==> flow/design.v <==
module CONV(
	input			clk,               
	input			reset,             
	output reg		busy,	            
	input			ready,	            
	output reg[11:0]	iaddr,            
	input signed[19:0]	idata,            
	output reg 	     cwr,              
	output reg[11:0] 	caddr_wr,         
	output reg[19:0] 	cdata_wr,         
	output reg	 crd,               
	output reg[11:0]	caddr_rd,         
	input	[19:0]		cdata_rd,         
	output reg[2:0] 	csel              
);
parameter signed bias = 40'h0013100000;    
parameter signed K0_0 = 20'h0A89E;         
parameter signed K0_1 = 20'h092D5;         
parameter signed K0_2 = 20'h06D43;         
parameter signed K0_3 = 20'h01004;         
parameter signed K0_4 = 20'hF8F71;         
parameter signed K0_5 = 20'hF6E54;         
parameter signed K0_6 = 20'hFA6D7;         
parameter signed K0_7 = 20'hFC834;         
parameter signed K0_8 = 20'hFAC19;         
parameter IDLE       = 3'd0;    
parameter READ_CONV  = 3'd1;    
parameter WRITE_L0   = 3'd2;    
parameter DELAY1     = 3'd3;    
parameter READ_L0    = 3'd4;    
parameter WRITE_L1   = 3'd5;    
parameter DELAY2     = 3'd6;    
parameter FINISH     = 3'd7;    
reg [5:0] x, y, L1_x, L1_y;             
reg [3:0] counter_kdata, counter_kaddr;   
reg [2:0] counter_layer1;	            
reg [2:0] current_state, next_state;    
reg signed [19:0] Kernel;               
reg signed [39:0] conv_sum;             
reg signed [19:0] idata_tmp;            
wire signed [39:0] data_conv;
wire signed [19:0] conv_result;
assign data_conv = Kernel * idata_tmp;              
assign conv_result[19:0] = conv_sum[35:16] + conv_sum[15];   
always@(*) begin
	case(counter_kdata)
		4'd1: Kernel = K0_0;
		4'd2: Kernel = K0_1;
		4'd3: Kernel = K0_2;
		4'd4: Kernel = K0_3;
		4'd5: Kernel = K0_4;
		4'd6: Kernel = K0_5;
		4'd7: Kernel = K0_6;
		4'd8: Kernel = K0_7;
		4'd9: Kernel = K0_8;
		default: Kernel = 0;
	endcase
end
always@(posedge clk or posedge reset) begin
	if(reset) 
		current_state <= IDLE;
	else 
		current_state <= next_state;
end
always @(*) begin
	case (current_state)
		IDLE:       next_state = (ready) ? READ_CONV : IDLE;
		READ_CONV:  next_state = (counter_kdata == 4'd10) ? WRITE_L0 : READ_CONV;  
		WRITE_L0:   next_state = DELAY1;
		DELAY1:     next_state = (x == 6'd0 && y == 6'd0) ? READ_L0 : READ_CONV;
		READ_L0:    next_state = (counter_layer1 == 3'd4) ? WRITE_L1 : READ_L0;
		WRITE_L1:   next_state = DELAY2;
		DELAY2:     next_state = (L1_x == 6'd0 && L1_y == 6'd0) ? FINISH : READ_L0;
		FINISH:     next_state = FINISH;
		default:    next_state = IDLE;
	endcase
end
always@(posedge clk or posedge reset) begin
	if(reset) begin 
		iaddr <= 12'd0;
	end else if(current_state == READ_CONV) begin 
		case(counter_kaddr)
			4'd0: iaddr <= (y-1)*64 + x-1;
			4'd1: iaddr <= (y-1)*64 + x;
			4'd2: iaddr <= (y-1)*64 + x+1;
			4'd3: iaddr <= y*64 + x-1;
			4'd4: iaddr <= y*64 + x;		 
			4'd5: iaddr <= y*64 + x+1;		
			4'd6: iaddr <= (y+1)*64 + x-1;
			4'd7: iaddr <= (y+1)*64 + x;
			4'd8: iaddr <= (y+1)*64 + x+1;
			default: iaddr <= iaddr;
		endcase
	end
end
always@(posedge clk or posedge reset) begin
	if(reset) 
		counter_kaddr <= 4'd0;
	else if(current_state == READ_CONV) 
		counter_kaddr <= counter_kaddr + 4'd1;
	else 
		counter_kaddr <= counter_kaddr;
end
always@(posedge clk or posedge reset) begin
	if(reset) 
		idata_tmp <= 0;
	else if(current_state == READ_CONV) begin
		case(counter_kdata)
			4'd0: idata_tmp <= (x == 0 || y == 0) ? 20'd0 : idata;
			4'd1: idata_tmp <= (y == 0) ? 20'd0 : idata;
			4'd2: idata_tmp <= (x == 63 || y == 0) ? 20'd0 : idata;
			4'd3: idata_tmp <= (x == 0) ? 20'd0 : idata;
			4'd4: idata_tmp <= idata;
			4'd5: idata_tmp <= (x == 63) ? 20'd0 : idata;
			4'd6: idata_tmp <= (x == 0 || y == 63) ? 20'd0 : idata;
			4'd7: idata_tmp <= (y == 63) ? 20'd0 : idata;
			4'd8: idata_tmp <= (x == 63 || y == 63) ? 20'd0 : idata;
			default: idata_tmp <= idata_tmp;
		endcase
	end 
end
always@(posedge clk or posedge reset) begin
	if(reset) 
		conv_sum <= 40'd0;
	else if(current_state == READ_CONV) begin
		if(counter_kdata == 0) 
			conv_sum <= 40'd0;
		else if(counter_kdata == 10)     
			conv_sum <= conv_sum + bias;
		else  
			conv_sum <= conv_sum + data_conv;  
	end
end
always@(posedge clk or posedge reset) begin
	if(reset) 
		busy <= 0;
	else if(ready) 
		busy <= 1; 
	else if(current_state == FINISH) 
		busy <= 0;
end
always@(posedge clk or posedge reset) begin
	if(reset) 
		cwr <= 1'd0;
	else if(current_state == WRITE_L0 || current_state == WRITE_L1)
		cwr <= 1'd1;
	else 
		cwr <= 1'd0;
end
always@(posedge clk or posedge reset) begin
	if(reset) 
		crd <= 1'd0;
	else if(current_state == READ_L0) 
		crd <= 1'd1;
	else 
		crd <= 1'd0;
end
always@(posedge clk or posedge reset) begin
	if(reset) 
		csel <= 3'b000;
	else if(current_state == WRITE_L0) 
		csel <= 3'b001;
	else if(current_state == WRITE_L1) 
		csel <= 3'b011;
	else if(current_state == READ_L0) 
		csel <= 3'b001;
	else 
		csel <= csel;
end
always@(posedge clk or posedge reset) begin
	if(reset) 
		caddr_rd <= 12'd0;
	else if(current_state == READ_L0) begin
		case(counter_layer1)
			3'd0: caddr_rd <= L1_y*64 + L1_x;
			3'd1: caddr_rd <= L1_y*64 + L1_x+1;
			3'd2: caddr_rd <= (L1_y+1)*64 + L1_x;
			3'd3: caddr_rd <= (L1_y+1)*64 + L1_x+1;
		endcase 
	end
end
always@(posedge clk or posedge reset) begin
	if(reset) 
		caddr_wr <= 0;
	else if(current_state == WRITE_L0)  
		caddr_wr <= y * 64 + x; 
	else if(current_state == WRITE_L1)  
		caddr_wr <= (L1_y/2) * 32 + (L1_x/2);  
end
reg signed [19:0] current_max;
always@(posedge clk or posedge reset) begin
	if(reset) begin
		cdata_wr <= 20'd0;
		current_max <= 20'd0; 
	end else begin
		case(current_state)
			WRITE_L0:  
				cdata_wr <= (conv_sum[39]) ? 20'd0 : conv_result;
			READ_L0: begin				
				if(counter_layer1 == 3'd1) begin	 
					current_max <= cdata_rd; 		 
				end else begin
					current_max <= (cdata_rd > current_max) ? cdata_rd : current_max;
				end
			end
			WRITE_L1: begin
				cdata_wr <= current_max;
				current_max <= 20'h00000;  
			end
			default: begin
			end
		endcase
	end
end
always@(posedge clk or posedge reset) begin
	if(reset) begin
		x <= 6'd0; 
		y <= 6'd0;
	end else if(current_state == WRITE_L0) begin
		if(x == 6'd63) begin  
			x <= 6'd0;
			y <= y + 6'd1;
		end else begin
			x <= x + 6'd1;
		end
	end
end
always@(posedge clk or posedge reset) begin
	if(reset) begin
		L1_x <= 6'd0; 
		L1_y <= 6'd0;
	end else if(current_state == WRITE_L1) begin
		if(L1_x == 6'd62) begin
			L1_x <= 0;
			L1_y <= L1_y + 2;
		end else begin
			L1_x <= L1_x + 2;
		end
	end
end
always@(posedge clk or posedge reset) begin
	if(reset) 
		counter_kdata <= 4'd0;
	else 
		counter_kdata <= counter_kaddr;
end
always@(posedge clk or posedge reset) begin
	if(reset) 
		counter_layer1 <= 0;
	else if(current_state == READ_L0) 
		counter_layer1 <= counter_layer1 + 3'd1;
	else 
		counter_layer1 <= 0;
end
endmodule
# == From RTL to reports: CONV ==
# Tool output for the design above, in the order of the flow.
# Line numbers count from 1 in the design file above.
# A cell with n/a has no value.
# setup
top,CONV
clock_port,clk
cell_library,sky130hd
pvt_corner,tt_025C_1v80

# == Word level ==
# Source: Yosys, flattened and elaborated, memories not mapped. Widths are those after wreduce. Registers that Yosys merges into a memory's read port (data or address) are not register bits. Print and check cells do not count.
# Memory sizes are those after Yosys's memory passes, which may raise the word count (mostly to a power of two), join words into wider ones and drop unused or constant bits.
# op_classes
reduce_and_logical,28
compare,1
equal,32
addsub,26
mul,1
mux,36
# op_table
op,n
multiplier 20 x 20 -> 40 bit,1
two-way mux 20 bit,11
case mux 20 bit (select 9 bit),1
case mux 12 bit (select 9 bit),1
case mux 20 bit (select 2 bit),2
two-way mux 40 bit,2
adder 12 x 1 -> 12 bit (second input constant),5
adder 12 x 6 -> 12 bit,5
case mux 12 bit (select 4 bit),1
adder 40 x 29 -> 40 bit (second input constant),1
adder 40 bit,1
subtractor 12 x 1 -> 12 bit (second input constant),3
equality test 4 x 3 -> 1 bit (second input constant),8
adder 6 x 1 -> 6 bit (second input constant),4
logical NOT 6 bit,4
case mux 3 bit (select 8 bit),1
two-way mux 12 bit,2
adder 20 x 1 -> 20 bit,1
greater-than comparator 20 bit,1
equality test 6 bit (second input constant),3
nonzero test 9 bit,2
equality test 4 x 2 -> 1 bit (second input constant),4
equality test 3 bit (second input constant),5
two-way mux 3 bit,5
AND reduction 2 bit,6
equality test 3 x 2 -> 1 bit (second input constant),4
equality test 4 bit (second input constant),3
adder 6 x 2 -> 6 bit (second input constant),2
# Other operator kinds: 17; their cells: 35.
# bits
output_inout_bits,62
romBits,320
wordCells,144
in_bits,43
reg_bits,180
mem_count,1
# mem_list
memory,words,word_bits,rd,wr,line,text
(name not given),16,20,1,0,46,case(counter_kdata)

# == Logic depth ==
# Longest topological path by Yosys (ltp), each cell counted once; first at word level (registers and memories cut), then after technology mapping (sequential cells cut; the memories' decode and read muxes count).
# depth
ltp_word,4
ABC_AREA,0
mapped_depth,33
mapped_depth_nobuf,31

# == After synthesis ==
# Yosys stat after the flow's synthesis: flattened, memories mapped to cells. It holds for the ABC_AREA given above (unset counts as 0); a run with the other value may have another netlist.
# Totals and module areas in this step are rounded.
# synth_totals
synth_area_um2,25910
cell_count,2857
ff_cells,182
# by_type
cell,n,area_total_um2
sky130_fd_sc_hd__fa_1,435,8.71E+03
sky130_fd_sc_hd__dfrtp_1,181,4.53E+03
sky130_fd_sc_hd__inv_1,656,2.46E+03
sky130_fd_sc_hd__ha_1,175,2189.6
sky130_fd_sc_hd__nand2_1,320,1.2E+03
sky130_fd_sc_hd__and2_1,147,919.632
sky130_fd_sc_hd__xnor2_1,66,578.054
sky130_fd_sc_hd__o21ai_0,109,545.523
sky130_fd_sc_hd__clkbuf_1,137,514.243
sky130_fd_sc_hd__a21oi_1,88,440.422
sky130_fd_sc_hd__a22o_1,46,402.886
sky130_fd_sc_hd__nor2_1,89,334.07
sky130_fd_sc_hd__a221oi_1,31,271.51
sky130_fd_sc_hd__xor2_1,31,271.51
sky130_fd_sc_hd__mux2i_1,20,200.192
sky130_fd_sc_hd__nand3_1,37,185.178
sky130_fd_sc_hd__mux2_2,13,146.39
sky130_fd_sc_hd__a21o_1,19,142.637
# Other cell types: 58; their cells: 257.

# == Path before layout ==
# OpenSTA on the mapped netlist: ideal clock, no wires. The path of least setup slack (recovery checks aside). Input and output delay are each 20% of the period. Register names are those of the netlist, which keeps one name where synthesis merged equal registers.
# synth_timing
path_type,reg-to-reg
startpoint,register counter_kdata[0]
endpoint,register conv_sum[36]
setup_time_ns,0.140
period_ns,8.0
arrival_ns,8.172
path_delay_ns,8.312
required_ns,7.860
stages,30
setup_slack_ns,-0.312
synth_period_reached_ns,8.312
# "path_delay_ns" = arrival - input delay + setup time.
# "stages": output pins that drive a net of the path, with the launching flip-flop's if there is one; two outputs of one cell count as two.
# "synth_period_reached_ns" is the clock period less the worst setup slack; recovery checks do not enter. This is arithmetic on one report: input and output delays are still those of the set period (20% each).
# The rows between start and end are the longest chain of elaborated cells between them; the timing report does not say that the signal goes this way. Where chains are equally long, one stands for them.
# A line is the first line of the expression or statement that the cell stems from. Yosys adds cells for indexed reads and writes and turns some case tables into memories.
# The chain passes a memory read, where the word-level depth is cut; so it can be longer than that depth.
# A register here has more assigning lines than the two given.
# synth_between
path_cell_list,sky130_fd_sc_hd__dfrtp_1 > sky130_fd_sc_hd__inv_1 > sky130_fd_sc_hd__ha_1 > sky130_fd_sc_hd__inv_1 > sky130_fd_sc_hd__nand2_1 > sky130_fd_sc_hd__o21ai_0 > sky130_fd_sc_hd__clkbuf_1 > sky130_fd_sc_hd__nand2_1 > sky130_fd_sc_hd__fa_1 > sky130_fd_sc_hd__inv_1 > sky130_fd_sc_hd__fa_1 > sky130_fd_sc_hd__inv_1 > sky130_fd_sc_hd__fa_1 > sky130_fd_sc_hd__inv_1 > sky130_fd_sc_hd__fa_1 > sky130_fd_sc_hd__fa_1 > sky130_fd_sc_hd__fa_1 > sky130_fd_sc_hd__inv_1 > sky130_fd_sc_hd__fa_1 > sky130_fd_sc_hd__inv_1 > sky130_fd_sc_hd__ha_1 > sky130_fd_sc_hd__a21o_1 > sky130_fd_sc_hd__a221o_1 > sky130_fd_sc_hd__a21o_1 > sky130_fd_sc_hd__a311oi_2 > sky130_fd_sc_hd__a31oi_4 > sky130_fd_sc_hd__o41ai_4 > sky130_fd_sc_hd__o21bai_2 > sky130_fd_sc_hd__xnor2_1 > sky130_fd_sc_hd__o221ai_1
elab_chain_len,5
# synth_rtl
item,line,text
"start, declared",35,"reg [3:0] counter_kdata, counter_kaddr;"
"start, assigned",243,counter_kdata <= 4'd0;
"start, assigned",245,counter_kdata <= counter_kaddr;
memory (16 x 20 bit),46,case(counter_kdata)
multiplier 20 x 20 -> 40 bit,43,assign data_conv = Kernel * idata_tmp;
adder 40 bit,131,conv_sum <= conv_sum + data_conv;
two-way mux 40 bit,128,else if(counter_kdata == 10)
two-way mux 40 bit,126,if(counter_kdata == 0)
"end, assigned",129,conv_sum <= conv_sum + bias;
"end, assigned",131,
"end, declared",39,reg signed [39:0] conv_sum;

# == Path in the finished layout ==
# From the final timing report of run 1: the path of least setup slack in the routed layout; clock arrival at registers is part of the times.
# layout_timing
path_type,reg-to-reg
startpoint,register counter_kdata[0]
endpoint,register conv_sum[36]
stages,31
required_ns,8.35
setup_time_ns,0.14
arrival_ns,8.08
setup_slack_ns,0.27
period_ns,8.0
# The rows between start and end are the longest chain of elaborated cells between them; the timing report does not say that the signal goes this way. Where chains are equally long, one stands for them.
# The chain passes a memory read, where the word-level depth is cut; so it can be longer than that depth.
# A register here has more assigning lines than the two given.
# layout_between
path_cell_list,sky130_fd_sc_hd__dfrtp_1 > sky130_fd_sc_hd__buf_4 > sky130_fd_sc_hd__ha_2 > sky130_fd_sc_hd__buf_4 > sky130_fd_sc_hd__nand2_1 > sky130_fd_sc_hd__a21oi_4 > sky130_fd_sc_hd__buf_12 > sky130_fd_sc_hd__buf_4 > sky130_fd_sc_hd__nand2_1 > sky130_fd_sc_hd__fa_1 > sky130_fd_sc_hd__inv_1 > sky130_fd_sc_hd__fa_1 > sky130_fd_sc_hd__fa_1 > sky130_fd_sc_hd__fa_1 > sky130_fd_sc_hd__fa_1 > sky130_fd_sc_hd__fa_1 > sky130_fd_sc_hd__inv_1 > sky130_fd_sc_hd__fa_1 > sky130_fd_sc_hd__inv_1 > sky130_fd_sc_hd__ha_1 > sky130_fd_sc_hd__a211oi_1 > sky130_fd_sc_hd__nor3b_1 > sky130_fd_sc_hd__buf_4 > sky130_fd_sc_hd__o31a_1 > sky130_fd_sc_hd__a311oi_4 > sky130_fd_sc_hd__a31oi_4 > sky130_fd_sc_hd__o41ai_4 > sky130_fd_sc_hd__buf_4 > sky130_fd_sc_hd__o21bai_2 > sky130_fd_sc_hd__xnor2_1 > sky130_fd_sc_hd__o221ai_1
elab_chain_len,5
# layout_rtl
item,line,text
"start, declared",35,"reg [3:0] counter_kdata, counter_kaddr;"
"start, assigned",243,counter_kdata <= 4'd0;
"start, assigned",245,counter_kdata <= counter_kaddr;
memory (16 x 20 bit),46,case(counter_kdata)
multiplier 20 x 20 -> 40 bit,43,assign data_conv = Kernel * idata_tmp;
adder 40 bit,131,conv_sum <= conv_sum + data_conv;
two-way mux 40 bit,128,else if(counter_kdata == 10)
two-way mux 40 bit,126,if(counter_kdata == 0)
"end, assigned",129,conv_sum <= conv_sum + bias;
"end, assigned",131,
"end, declared",39,reg signed [39:0] conv_sum;

# 3 stored runs of CONV in the flow (synthesis by Yosys, layout by OpenROAD, sky130hd cells), in arbitrary order. Constraints: input delay and output delay 20% of the set period each, output load 0.01 pF.
# "period_reached_ns" is the run's clock period less its worst setup slack. It is reckoned from that one timing run; input and output delays stay at 20% of the period that was set.
# By "worst_path_ns" is meant the share of the clock period that the worst setup path is allowed (20% is reserved at inputs, 20% at outputs), minus its slack. Clock arrival times at its registers enter into it.
# By "final_power_mw" is meant OpenSTA's value without simulated activity: inputs other than the clock are taken to toggle once in ten clock periods, and the tool carries that through the logic.
# The results are shown rounded.
# Among the settings, - means not set for that run.
run,period_ns,CAP_MARGIN,CORE_MARGIN,CORE_UTILIZATION,SLEW_MARGIN,GPL_ROUTABILITY_DRIVEN,GPL_TIMING_DRIVEN,PLACE_DENSITY_LB_ADDON,ABC_AREA,CORE_ASPECT_RATIO,CTS_CLUSTER_DIAMETER,HOLD_SLACK_MARGIN,MAX_ROUTING_LAYER,die_footprint_um2,worstSetupSlack_ns,worst_hold_slack_ns,final_setup_tns_ns,final_cell_area_um2,synthArea_um2,worst_path_ns,critical_path_kind,period_reached_ns,final_power_mw,utilization_pct
run 1,8.0,20,2,40,20,-,-,-,-,-,-,-,-,66820,0.273,0.483,0.000,29220,25910,7.73,reg-to-reg,7.727,4.922,45.5
run 2,6.04,20,2,34,20,1,0,0.26,-,-,-,-,-,78420,-1.683,0.376,-36.09,31180,25910,7.72,reg-to-reg,7.723,6.812,41.2
run 3,7.31,5,6,52,20,0,0,-,0,0.79,354,-0.01,met5,55360,-0.409,0.380,-3.476,30430,25910,7.72,reg-to-reg,7.719,5.573,62.1
